==> flow/design.v <==
`timescale 1ns/10ps
module SVD (
    clk,
    rst,
    we,
    oe,
    data_i,
    element_sel,
    ready,
    data_o_UV,
    data_o_S
);
input                clk;
input                rst;
input                we;
input                oe;
input         [1:0]  element_sel;
input         [4:0]  data_i;
output reg           ready;
output        [7:0]  data_o_UV;
output        [6:0]  data_o_S;
parameter STAND_BY   = 3'd0;
parameter DATA_IN    = 3'd1;
parameter CACULATION = 3'd2;
parameter READY      = 3'd3;
parameter DATA_OUT   = 3'd4;
parameter INPUT_0    = 2'd0;
parameter INPUT_1    = 2'd1;
parameter INPUT_2    = 2'd2;
parameter INPUT_3    = 2'd3;
parameter OUTPUT_0   = 2'd0;
parameter OUTPUT_1   = 2'd1;
parameter OUTPUT_2   = 2'd2;
parameter OUTPUT_3   = 2'd3;
wire                 next_start;
wire                 next_output_bit_sel;
wire                 finish;
wire                 ready_next;
reg           [2:0]  state;
reg           [2:0]  next_state;
reg                  start;
reg                  output_bit_sel;
reg           [2:0]  element_cnt;
reg           [2:0]  next_element_cnt;
reg    signed [9:0]  a0_i;
reg    signed [9:0]  a1_i;
reg    signed [9:0]  a2_i;
reg    signed [9:0]  a3_i;
reg    signed [9:0]  next_a0_i;
reg    signed [9:0]  next_a1_i;
reg    signed [9:0]  next_a2_i;
reg    signed [9:0]  next_a3_i;
reg           [7:0]  data_o_UV_r;
reg           [6:0]  data_o_S_r;
wire   signed [13:0] S0, S1, S2, S3;         
wire   signed [7:0]  U0, U1, U2, U3;
wire   signed [7:0]  V0, V1, V2, V3;
reg    signed [10:0] U[0:1][0:1],            
                     U_next[0:1][0:1],
                     V[0:1][0:1],
                     V_next[0:1][0:1];
reg    signed [17:0] S[0:1][0:1],            
                     S_next[0:1][0:1];
reg                  uv_count;
wire                 uv_count_next;
reg           [3:0]  i_count;
wire          [3:0]  i_count_next;
reg                  ref_count;
wire                 ref_count_next;
reg           [1:0]  state_c, 
                     state_c_next;
reg    signed [26:0] temp_S[0:1][0:1];
reg    signed [19:0] temp_U[0:1][0:1],
                     temp_V[0:1][0:1];
parameter UV_COUNT  = 1'd1;
parameter I_COUNT   = 4'd9;
parameter REF_COUNT = 1'd1;
parameter WAIT      = 2'd0;
parameter ROTATE    = 2'd1;
parameter MULTIPLY  = 2'd2;
parameter REFLECT   = 2'd3;
wire signed [17:0] KS  = 18'b0_0000_0000_010_111_100;
wire signed [10:0] KUV = 11'b0_0_100_110_101;
integer i, j;
assign next_start  = (element_cnt == 3'd3 && next_element_cnt == 3'd4)? 1'd1 : 1'd0;
assign next_output_bit_sel = (state == DATA_OUT || state == DATA_IN)? ~output_bit_sel : 1'd0; 
assign finish = (state == DATA_OUT && element_sel == OUTPUT_3 && output_bit_sel == 1'd1)? 1'd1 : 1'd0;
assign data_o_UV   = data_o_UV_r;
assign data_o_S   = data_o_S_r;
always@(*) begin
    case(state)
        STAND_BY:begin
            if(we == 1'd1) next_state = DATA_IN;
            else next_state = STAND_BY;
        end
        DATA_IN:begin
            if(start == 1'd1) next_state = CACULATION;
            else next_state = DATA_IN;
        end
        CACULATION:begin
            if(ready == 1'd1) next_state = READY;
            else next_state = CACULATION;
        end
        READY:begin
            if(oe == 1'd1) next_state = DATA_OUT;
            else next_state = READY;
        end
        DATA_OUT:begin
            if(finish == 1'd1) next_state = STAND_BY;
            else next_state = DATA_OUT;
        end
        default:next_state = state;
    endcase
end
always@(*) begin
    next_a0_i        = a0_i;
    next_a1_i        = a1_i;
    next_a2_i        = a2_i;
    next_a3_i        = a3_i;
    next_element_cnt = 3'd0;
    data_o_UV_r      = 8'd0;
    data_o_S_r       = 7'd0;
    case(state)
        DATA_IN:begin
            case(element_sel)
                INPUT_0: begin
                    if(output_bit_sel == 1'd0) begin
                        next_a0_i[4:0] = data_i;
                        next_element_cnt = element_cnt;
                    end
                    else begin
                        next_a0_i[9:5] = data_i;
                        next_element_cnt = element_cnt + 3'd1;
                    end
                end
                INPUT_1:begin
                    if(output_bit_sel == 1'd0) begin
                        next_a1_i[4:0] = data_i;
                        next_element_cnt = element_cnt;
                    end
                    else begin
                        next_a1_i[9:5] = data_i;
                        next_element_cnt = element_cnt + 3'd1;
                    end
                end
                INPUT_2:begin
                    if(output_bit_sel == 1'd0) begin
                        next_a2_i[4:0] = data_i;
                        next_element_cnt = element_cnt;
                    end
                    else begin
                        next_a2_i[9:5] = data_i;
                        next_element_cnt = element_cnt + 3'd1;
                    end
                end
                INPUT_3:begin 
                    if(output_bit_sel == 1'd0) begin
                        next_a3_i[4:0] = data_i;
                        next_element_cnt = element_cnt;
                    end
                    else begin
                        next_a3_i[9:5] = data_i;
                        next_element_cnt = element_cnt + 3'd1;
                    end
                end
            endcase
        end
        DATA_OUT:begin
            case(element_sel)
                OUTPUT_0: begin
                    if(output_bit_sel == 1'd0) begin
                        data_o_UV_r = U0[7:0];
                        data_o_S_r  = S0[6:0];
                    end
                    else begin
                        data_o_UV_r = V0[7:0];
                        data_o_S_r  = S0[13:7];
                    end
                end
                OUTPUT_1: begin
                    if(output_bit_sel == 1'd0) begin
                        data_o_UV_r = U1[7:0];
                        data_o_S_r  = S1[6:0];
                    end
                    else begin
                        data_o_UV_r = V1[7:0];
                        data_o_S_r  = S1[13:7];
                    end
                end
                OUTPUT_2: begin
                    if(output_bit_sel == 1'd0) begin
                        data_o_UV_r = U2[7:0];
                        data_o_S_r  = S2[6:0];
                    end
                    else begin
                        data_o_UV_r = V2[7:0];
                        data_o_S_r  = S2[13:7];
                    end
                end
                OUTPUT_3: begin
                    if(output_bit_sel == 1'd0) begin
                        data_o_UV_r = U3[7:0];
                        data_o_S_r  = S3[6:0];
                    end
                    else begin
                        data_o_UV_r = V3[7:0];
                        data_o_S_r  = S3[13:7];
                    end
                end
            endcase
        end
        default:begin
            next_a0_i        = a0_i;
            next_a1_i        = a1_i;
            next_a2_i        = a2_i;
            next_a3_i        = a3_i;
            next_element_cnt = 3'd0;
            data_o_UV_r      = 8'd0;
            data_o_S_r       = 7'd0;
        end
    endcase
end
assign uv_count_next  = (state_c == WAIT)? 1'd0: uv_count + 1'b1;
assign i_count_next   = (start == 1'd1 || (uv_count == UV_COUNT && i_count == I_COUNT))? 
                            4'd0: (uv_count == UV_COUNT)? i_count + 4'd1: i_count;
assign ref_count_next = (state_c == MULTIPLY && state_c_next == REFLECT)? 1'd0: ~ref_count;
assign ready_next = (start == 1'd1)? 1'd0: (state_c == REFLECT && ref_count == REF_COUNT)? 1'd1: ready;
assign S0 = S[0][0] >>> 4;
assign S1 = S[0][1] >>> 4;
assign S2 = S[1][0] >>> 4;
assign S3 = S[1][1] >>> 4;
assign U0 = U[0][0] >>> 3;
assign U1 = U[0][1] >>> 3;
assign U2 = U[1][0] >>> 3;
assign U3 = U[1][1] >>> 3;
assign V0 = V[0][0] >>> 3;
assign V1 = V[0][1] >>> 3;
assign V2 = V[1][0] >>> 3;
assign V3 = V[1][1] >>> 3;
always@(*) begin
    state_c_next = state_c;
    case(state_c)
        WAIT:     if(start == 1'd1) state_c_next = ROTATE;
        ROTATE:   if(uv_count == UV_COUNT && i_count == I_COUNT) state_c_next = MULTIPLY;
        MULTIPLY: state_c_next = REFLECT;
        REFLECT:  if(ref_count == REF_COUNT) state_c_next = WAIT;
    endcase
end
always@(*) begin
    temp_S[0][0] = 27'd0;
    temp_S[0][1] = 27'd0;
    temp_S[1][0] = 27'd0;
    temp_S[1][1] = 27'd0;
    temp_U[0][0] = 20'd0;
    temp_U[0][1] = 20'd0;
    temp_U[1][0] = 20'd0;
    temp_U[1][1] = 20'd0;
    temp_V[0][0] = 20'd0;
    temp_V[0][1] = 20'd0;
    temp_V[1][0] = 20'd0;
    temp_V[1][1] = 20'd0;
    S_next[0][0] = S[0][0];
    S_next[0][1] = S[0][1];
    S_next[1][0] = S[1][0];
    S_next[1][1] = S[1][1];
    U_next[0][0] = U[0][0];
    U_next[0][1] = U[0][1];
    U_next[1][0] = U[1][0];
    U_next[1][1] = U[1][1];
    V_next[0][0] = V[0][0];
    V_next[0][1] = V[0][1];
    V_next[1][0] = V[1][0];
    V_next[1][1] = V[1][1];
    case(state_c)
        WAIT: begin
            if(start == 1'd1) begin
                S_next[0][0] = $signed({ {2{a0_i[9]}}, a0_i[8:0], 7'b0 });
                S_next[0][1] = $signed({ {2{a1_i[9]}}, a1_i[8:0], 7'b0 });
                S_next[1][0] = $signed({ {2{a2_i[9]}}, a2_i[8:0], 7'b0 });
                S_next[1][1] = $signed({ {2{a3_i[9]}}, a3_i[8:0], 7'b0 });
                U_next[0][0] = 11'd512;
                U_next[0][1] = 11'd0;
                U_next[1][0] = 11'd0;
                U_next[1][1] = 11'd512;
                V_next[0][0] = 11'd512;
                V_next[0][1] = 11'd0;
                V_next[1][0] = 11'd0;
                V_next[1][1] = 11'd512;
            end
        end
        ROTATE: begin
            if(uv_count == 1'd0 && S[1][0] != $signed(18'd0)) begin  
                if(S[0][0][17] ^ S[1][0][17]) begin
                    S_next[0][0] = S[0][0] - (S[1][0] >>> i_count);
                    S_next[1][0] = S[1][0] + (S[0][0] >>> i_count);
                    S_next[0][1] = S[0][1] - (S[1][1] >>> i_count);
                    S_next[1][1] = S[1][1] + (S[0][1] >>> i_count);
                    U_next[0][0] = U[0][0] - (U[0][1] >>> i_count);
                    U_next[0][1] = U[0][1] + (U[0][0] >>> i_count);
                    U_next[1][0] = U[1][0] - (U[1][1] >>> i_count);
                    U_next[1][1] = U[1][1] + (U[1][0] >>> i_count);
                end
                else begin
                    S_next[0][0] = S[0][0] + (S[1][0] >>> i_count);
                    S_next[1][0] = S[1][0] - (S[0][0] >>> i_count);
                    S_next[0][1] = S[0][1] + (S[1][1] >>> i_count);
                    S_next[1][1] = S[1][1] - (S[0][1] >>> i_count);
                    U_next[0][0] = U[0][0] + (U[0][1] >>> i_count);
                    U_next[0][1] = U[0][1] - (U[0][0] >>> i_count);
                    U_next[1][0] = U[1][0] + (U[1][1] >>> i_count);
                    U_next[1][1] = U[1][1] - (U[1][0] >>> i_count);
                end
            end
            else if(uv_count == 1'd1 && S[0][1] != $signed(18'd0))begin
                if(S[0][0][17] ^ S[0][1][17]) begin  
                    S_next[0][0] = S[0][0] - (S[0][1] >>> i_count);
                    S_next[0][1] = S[0][1] + (S[0][0] >>> i_count);
                    S_next[1][0] = S[1][0] - (S[1][1] >>> i_count);
                    S_next[1][1] = S[1][1] + (S[1][0] >>> i_count);
                    V_next[0][0] = V[0][0] - (V[0][1] >>> i_count);
                    V_next[0][1] = V[0][1] + (V[0][0] >>> i_count);
                    V_next[1][0] = V[1][0] - (V[1][1] >>> i_count);
                    V_next[1][1] = V[1][1] + (V[1][0] >>> i_count);
                end
                else begin
                    S_next[0][0] = S[0][0] + (S[0][1] >>> i_count);
                    S_next[0][1] = S[0][1] - (S[0][0] >>> i_count);
                    S_next[1][0] = S[1][0] + (S[1][1] >>> i_count);
                    S_next[1][1] = S[1][1] - (S[1][0] >>> i_count);
                    V_next[0][0] = V[0][0] + (V[0][1] >>> i_count);
                    V_next[0][1] = V[0][1] - (V[0][0] >>> i_count);
                    V_next[1][0] = V[1][0] + (V[1][1] >>> i_count);
                    V_next[1][1] = V[1][1] - (V[1][0] >>> i_count);
                end
            end
        end
        MULTIPLY: begin
            temp_S[0][0] = KS * S[0][0];
            temp_S[0][1] = KS * S[0][1];
            temp_S[1][0] = KS * S[1][0];
            temp_S[1][1] = KS * S[1][1];
            temp_U[0][0] = KUV * U[0][0];
            temp_U[0][1] = KUV * U[0][1];
            temp_U[1][0] = KUV * U[1][0];
            temp_U[1][1] = KUV * U[1][1];
            temp_V[0][0] = KUV * V[0][0];
            temp_V[0][1] = KUV * V[0][1];
            temp_V[1][0] = KUV * V[1][0];
            temp_V[1][1] = KUV * V[1][1];
            S_next[0][0] = temp_S[0][0] >>> 9; 
            S_next[0][1] = temp_S[0][1] >>> 9; 
            S_next[1][0] = temp_S[1][0] >>> 9; 
            S_next[1][1] = temp_S[1][1] >>> 9; 
            U_next[0][0] = temp_U[0][0] >>> 9; 
            U_next[0][1] = temp_U[0][1] >>> 9; 
            U_next[1][0] = temp_U[1][0] >>> 9; 
            U_next[1][1] = temp_U[1][1] >>> 9; 
            V_next[0][0] = temp_V[0][0] >>> 9; 
            V_next[0][1] = temp_V[0][1] >>> 9; 
            V_next[1][0] = temp_V[1][0] >>> 9; 
            V_next[1][1] = temp_V[1][1] >>> 9; 
        end
        REFLECT: begin
            if(S[ref_count][ref_count][17] == 1'd1) begin
                S_next[0][ref_count] = $signed(~S[0][ref_count] + 18'd1);
                S_next[1][ref_count] = $signed(~S[1][ref_count] + 18'd1);
                V_next[0][ref_count] = $signed(~V[0][ref_count] + 11'd1);
                V_next[1][ref_count] = $signed(~V[1][ref_count] + 11'd1);
            end
        end
    endcase
end
always@(posedge clk or negedge rst) begin
	if(!rst) begin
        state           <= STAND_BY;
        start           <= 1'd0;
        element_cnt     <= 3'd0;
        output_bit_sel  <= 1'd0;
        a0_i            <= 10'd0;
        a1_i            <= 10'd0;
        a2_i            <= 10'd0;
        a3_i            <= 10'd0;
        for(i = 0; i != 2; i = i + 1) begin
            for(j = 0; j != 2; j = j + 1) begin
                S[i][j] <= 18'd0;
                U[i][j] <= 11'd0;
                V[i][j] <= 11'd0;
            end
        end
        ready           <= 1'd1;
        uv_count        <= 1'd0;
        i_count         <= 4'd0;
        ref_count       <= 1'd0;
        state_c         <= WAIT;
	end
	else begin
        state           <= next_state;
        start           <= next_start;
        element_cnt     <= next_element_cnt;
        output_bit_sel  <= next_output_bit_sel;
        a0_i            <= next_a0_i;
        a1_i            <= next_a1_i;
        a2_i            <= next_a2_i;
        a3_i            <= next_a3_i;
        for(i = 0; i != 2; i = i + 1) begin
            for(j = 0; j != 2; j = j + 1) begin
                S[i][j] <= S_next[i][j];
                U[i][j] <= U_next[i][j];
                V[i][j] <= V_next[i][j];
            end
        end
        ready           <= ready_next;
        uv_count        <= uv_count_next;
        i_count         <= i_count_next;
        ref_count       <= ref_count_next;
        state_c         <= state_c_next;
	end
end
endmodule
# Tool chain data of SVD
# What the tools print for SVD, step after step.
# Line numbers count from 1 in the design file above.
# Operators: Yosys type, input widths -> output width; for muxes data width and select width s.
# Library cell names are shortened.
# Not given: --
[setup]
top = "SVD"
clock = "clk"
lib = "sky130hd"
corner = "tt_025C_1v80"

# Word level
# Yosys after proc, flatten, opt, wreduce and memory -nomap, before mapping. Print and check cells are not counted. Equal cells are merged and count once.
[classes]
add_sub_neg = 41
multipliers = 12
div_mod_pow = 0
cmp = 0
eq_ne = 38
n_shift = 12
mux = 128
logic = 14
reduce_and_logical = 48
[ops]
columns = ["operator", "n"]
rows = [
  ["$mul 10x11->20 const A", 8],
  ["$mul 7x18->25 const A", 4],
  ["$mux 18", 33],
  ["$pmux 18 s4", 6],
  ["$mux 11", 34],
  ["$pmux 11 s4", 5],
  ["$add 18x18->18", 8],
  ["$sub 18x18->18", 8],
  ["$pmux 11 s3", 4],
  ["$pmux 18 s2", 3],
  ["$add 11x11->11", 8],
  ["$sub 11x11->11", 8],
  ["$sshr 11x4->11", 8],
  ["$sshr 18x4->18", 4],
  ["$pmux 11 s2", 3],
  ["$mux 10", 4],
  ["$mux 8", 5],
  ["$add 18x1->18 const B", 2],
  ["$not 18->18", 2],
  ["$reduce_bool 18->1", 2],
  ["$mux 7", 5],
  ["$pmux 8 s4", 1],
  ["$pmux 7 s4", 1],
  ["$reduce_and 3->1", 9],
  ["$ne 2x2->1 const B", 13],
  ["$reduce_or 3->1", 8],
  ["$add 11x1->11 const B", 2],
  ["$not 11->11", 2],
]
# Not listed: further kinds 31, cells in them 93.
[bits]
ff_bits = 217
latchBits = 0
ram_bits = 0
rom_bits = 0
clocked_rd_ports_x_width = 0
mem_count = 0
in_bits = 11
wordCells = 322

# Longest topological paths
# Depth = most cells in a row (Yosys ltp): at word level without a register or memory, in the mapped netlist without a sequential cell, where the memories' decode and read muxes count.
[logic_depth]
ltp_word = 12
ABC_AREA = 0
mapped_depth = 32

# Synthesis result
# Yosys stat after the flow's synthesis: flattened, memories mapped to cells. It holds for the ABC_AREA given above (unset counts as 0); a run with the other value may have another netlist.
# Totals and module areas in this step are rounded.
[mapped]
stdcells = 5994
mapped_area_um2 = 51960
sequential_area_um2 = 5534
ff_cells = 221
buf_cells = 258
[types]
columns = ["type", "n", "area_total_um2"]
rows = [
  ["ha_1", 776, 9.71E+03],
  ["fa_1", 428, 8.57E+03],
  ["dfrtp_1", 218, 5.46E+03],
  ["xnor2_1", 375, 3284.4],
  ["inv_1", 703, 2.64E+03],
  ["mux2i_1", 206, 2.06E+03],
  ["mux4_2", 88, 1.98E+03],
  ["a21oi_1", 364, 1.82E+03],
  ["nand2_1", 478, 1.79E+03],
  ["o21ai_0", 351, 1.76E+03],
  ["xor2_1", 186, 1.63E+03],
  ["nor2_1", 430, 1.61E+03],
  ["mux2_2", 68, 765.734],
  ["clkbuf_1", 191, 716.938],
  ["a21o_1", 76, 570.547],
  ["a221oi_1", 54, 472.954],
  ["nor3_1", 79, 395.379],
  ["nand3_1", 69, 345.331],
]
# Not listed: further types 82, cells in them 854.

# Timing after synthesis
# Source: OpenSTA report_checks on the synthesized netlist (no wires, ideal clock, input and output delay 20% of the period each), path of least setup slack; recovery checks are left aside. Register names are those of the netlist, which keeps one name where synthesis merged equal registers.
[synth_path]
path_kind = "register -> register"
startpoint = "register i_count[3]"
endpoint = "register S"
clock_period_ns = 8.0
setup_ns = 0.149
launch_ns = 0.000
arrival_ns = 6.199
required_ns = 7.851
setup_slack_ns = 1.652
path_delay_ns = 6.348
path_stages = 31
path_buffers = 5
period_less_setup_slack_ns = 6.348
# "path_delay_ns" = arrival - input delay + setup time.
# "path_stages" counts driving pins, that of a launching flip-flop among them; a cell with two outputs on the path counts twice.
# "period_less_setup_slack_ns" is the clock period less the worst setup slack; recovery checks do not enter. This is arithmetic on one report: input and output delays are still those of the set period (20% each).
# An end named without its bit number is one bit of that signal or, where synthesis recoded a state register, one of its new flip-flops.
# Between the ends stands the longest chain of elaborated cells between them, by number of cells; it is not shown to be the way that was timed. Of several equally long chains one is given.
# Each line given opens the expression or statement behind the cell; cells for indexed reads and writes are added by Yosys, which also makes memories of some case tables.
[synth_via]
path_cell_list = "dfrtp_1 > buf_2 > inv_1 > buf_2 > buf_2 > clkbuf_1 > buf_2 > mux2i_1 > mux2_2 > ha_1 > inv_1 > nor2_1 > or4_1 > a211o_1 > a211o_1 > nand3b_4 > or2_1 > nor2_1 > xnor2_1 > o21ai_1 > ha_1 > or3_1 > nor3_1 > nor4b_1 > o21ai_0 > o221ai_1 > a31o_2 > nand4_1 > o31ai_1 > a311oi_1 > a41oi_1"
elab_chain_len = 6
cone_cells = 11
cone_classes = "add/sub: 4; shift: 2; mux: 5"
[synth_lines]
columns = ["item", "line_no", "text"]
rows = [
  ["start: declaration", 66, "reg           [3:0]  i_count;"],
  ["start: assignment", 392, "i_count         <= 4'd0;"],
  ["start: assignment", 414, "i_count         <= i_count_next;"],
  ["$sshr 18x4->18", 327, "S_next[0][1] = S[0][1] - (S[0][0] >>> i_count);"],
  ["$sub 18x18->18", 327, ""],
  ["$mux 18", 315, "if(S[0][0][17] ^ S[0][1][17]) begin"],
  ["$mux 18", 314, "else if(uv_count == 1'd1 && S[0][1] != $signed(18'd0))begin"],
  ["$mux 18", 292, "if(uv_count == 1'd0 && S[1][0] != $signed(18'd0)) begin"],
  ["$pmux 18 s4", 274, "case(state_c)"],
  ["end: assignment", 385, "S[i][j] <= 18'd0;"],
  ["end: assignment", 407, "S[i][j] <= S_next[i][j];"],
  ["end: declaration", 62, "reg    signed [17:0] S[0:1][0:1],"],
]

# Worst path after layout
# Path of least setup slack in the final report of record 2 (OpenROAD, finished layout, wires in). Where an end is a register, its clock arrival counts in the times.
[layout_path]
path_kind = "register -> register"
startpoint = "register i_count[0]"
endpoint = "register S"
clock_period_ns = 7.67
setup_ns = 0.14
launch_ns = 0.61
arrival_ns = 7.69
required_ns = 8.14
setup_slack_ns = 0.46
path_stages = 28
path_buffers = 1
# An end named without its bit number is one bit of that signal or, where synthesis recoded a state register, one of its new flip-flops.
# Between the ends stands the longest chain of elaborated cells between them, by number of cells; it is not shown to be the way that was timed. Of several equally long chains one is given.
[layout_via]
path_cell_list = "dfrtp_4 > inv_2 > mux2i_1 > mux2i_1 > buf_4 > inv_1 > ha_1 > inv_1 > or2_1 > a2111oi_2 > a21oi_1 > xnor2_1 > nand3b_4 > or2_1 > nor2_1 > xnor2_1 > o21ai_1 > ha_1 > or3_1 > nor3_1 > nor4b_1 > o21ai_0 > o221ai_1 > a31o_2 > nand4_1 > o31ai_1 > a311oi_1 > a41oi_1"
elab_chain_len = 6
cone_cells = 11
cone_classes = "add/sub: 4; shift: 2; mux: 5"
[layout_lines]
columns = ["item", "line_no", "text"]
rows = [
  ["start: declaration", 66, "reg           [3:0]  i_count;"],
  ["start: assignment", 392, "i_count         <= 4'd0;"],
  ["start: assignment", 414, "i_count         <= i_count_next;"],
  ["$sshr 18x4->18", 327, "S_next[0][1] = S[0][1] - (S[0][0] >>> i_count);"],
  ["$sub 18x18->18", 327, ""],
  ["$mux 18", 315, "if(S[0][0][17] ^ S[0][1][17]) begin"],
  ["$mux 18", 314, "else if(uv_count == 1'd1 && S[0][1] != $signed(18'd0))begin"],
  ["$mux 18", 292, "if(uv_count == 1'd0 && S[1][0] != $signed(18'd0)) begin"],
  ["$pmux 18 s4", 274, "case(state_c)"],
  ["end: assignment", 385, "S[i][j] <= 18'd0;"],
  ["end: assignment", 407, "S[i][j] <= S_next[i][j];"],
  ["end: declaration", 62, "reg    signed [17:0] S[0:1][0:1],"],
]

# 4 stored runs of SVD in the flow (synthesis by Yosys, layout by OpenROAD, sky130hd cells), in arbitrary order. Constraints: input delay and output delay 20% of the set period each, output load 0.01 pF.
# "worst_path_allowed_less_slack_ns" = time allowed to the worst setup path (clock period - input delay - output delay, where it has them) - its slack; a late launch clock adds to it, a late capture clock takes from it.
# The results are shown rounded.

[[run]]
name = "record 1"
[run.settings]
CAP_MARGIN = 15
CELL_PAD_IN_SITES_DETAIL_PLACEMENT = 2
CELL_PAD_IN_SITES_GLOBAL_PLACEMENT = 0
CORE_ASPECT_RATIO = 1.05
CORE_MARGIN = 7
CTS_CLUSTER_DIAMETER = 133
CTS_CLUSTER_SIZE = 18
GPL_ROUTABILITY_DRIVEN = 0
GPL_TIMING_DRIVEN = 0
HOLD_SLACK_MARGIN = 0.09
MIN_ROUTING_LAYER = "met2"
PLACE_DENSITY_LB_ADDON = 0.13
SLEW_MARGIN = 0
period_ns = 7.67
CORE_UTILIZATION = 40
[run.results]
outcome = "unfinished; error GRT-0116 in routing"

[[run]]
name = "record 2"
[run.settings]
CAP_MARGIN = 15
CELL_PAD_IN_SITES_GLOBAL_PLACEMENT = 1
CORE_MARGIN = 7
CTS_CLUSTER_DIAMETER = 258
GPL_ROUTABILITY_DRIVEN = 0
GPL_TIMING_DRIVEN = 1
HOLD_SLACK_MARGIN = 0.09
PLACE_DENSITY_LB_ADDON = 0.13
period_ns = 7.67
CORE_UTILIZATION = 40
SLEW_MARGIN = 20
[run.results]
worst_path_allowed_less_slack_ns = 7.21
critical_path_type = "register -> register"
synth_area_um2 = 51960
hold_ws_ns = 0.493
setup_worst_slack_ns = 0.456
dieArea_um2 = 140200
setupTns_ns = 0.000
util_pct = 43.3

[[run]]
name = "record 3"
[run.settings]
CORE_ASPECT_RATIO = 0.97
CORE_UTILIZATION = 33
CTS_CLUSTER_DIAMETER = 248
GPL_ROUTABILITY_DRIVEN = 1
SETUP_SLACK_MARGIN = 1.71
period_ns = 11.6
CAP_MARGIN = 20
CORE_MARGIN = 2
SLEW_MARGIN = 20
[run.results]
util_pct = 35.5
hold_ws_ns = 0.487
worst_path_allowed_less_slack_ns = 3.36
critical_path_type = "input -> output"
setupTns_ns = 0.000
setup_worst_slack_ns = 3.595
synth_area_um2 = 51960
dieArea_um2 = 160600

[[run]]
name = "record 4"
[run.settings]
CAP_MARGIN = 5
CORE_ASPECT_RATIO = 0.6
CORE_UTILIZATION = 63
CTS_CLUSTER_SIZE = 87
GPL_ROUTABILITY_DRIVEN = 0
GPL_TIMING_DRIVEN = 0
MAX_ROUTING_LAYER = "met4"
MIN_ROUTING_LAYER = "met2"
PLACE_DENSITY_LB_ADDON = 0.03
SETUP_SLACK_MARGIN = 1.23
period_ns = 5.11
CORE_MARGIN = 2
SLEW_MARGIN = 20
[run.results]
outcome = "unfinished; error GRT-0116 in routing"
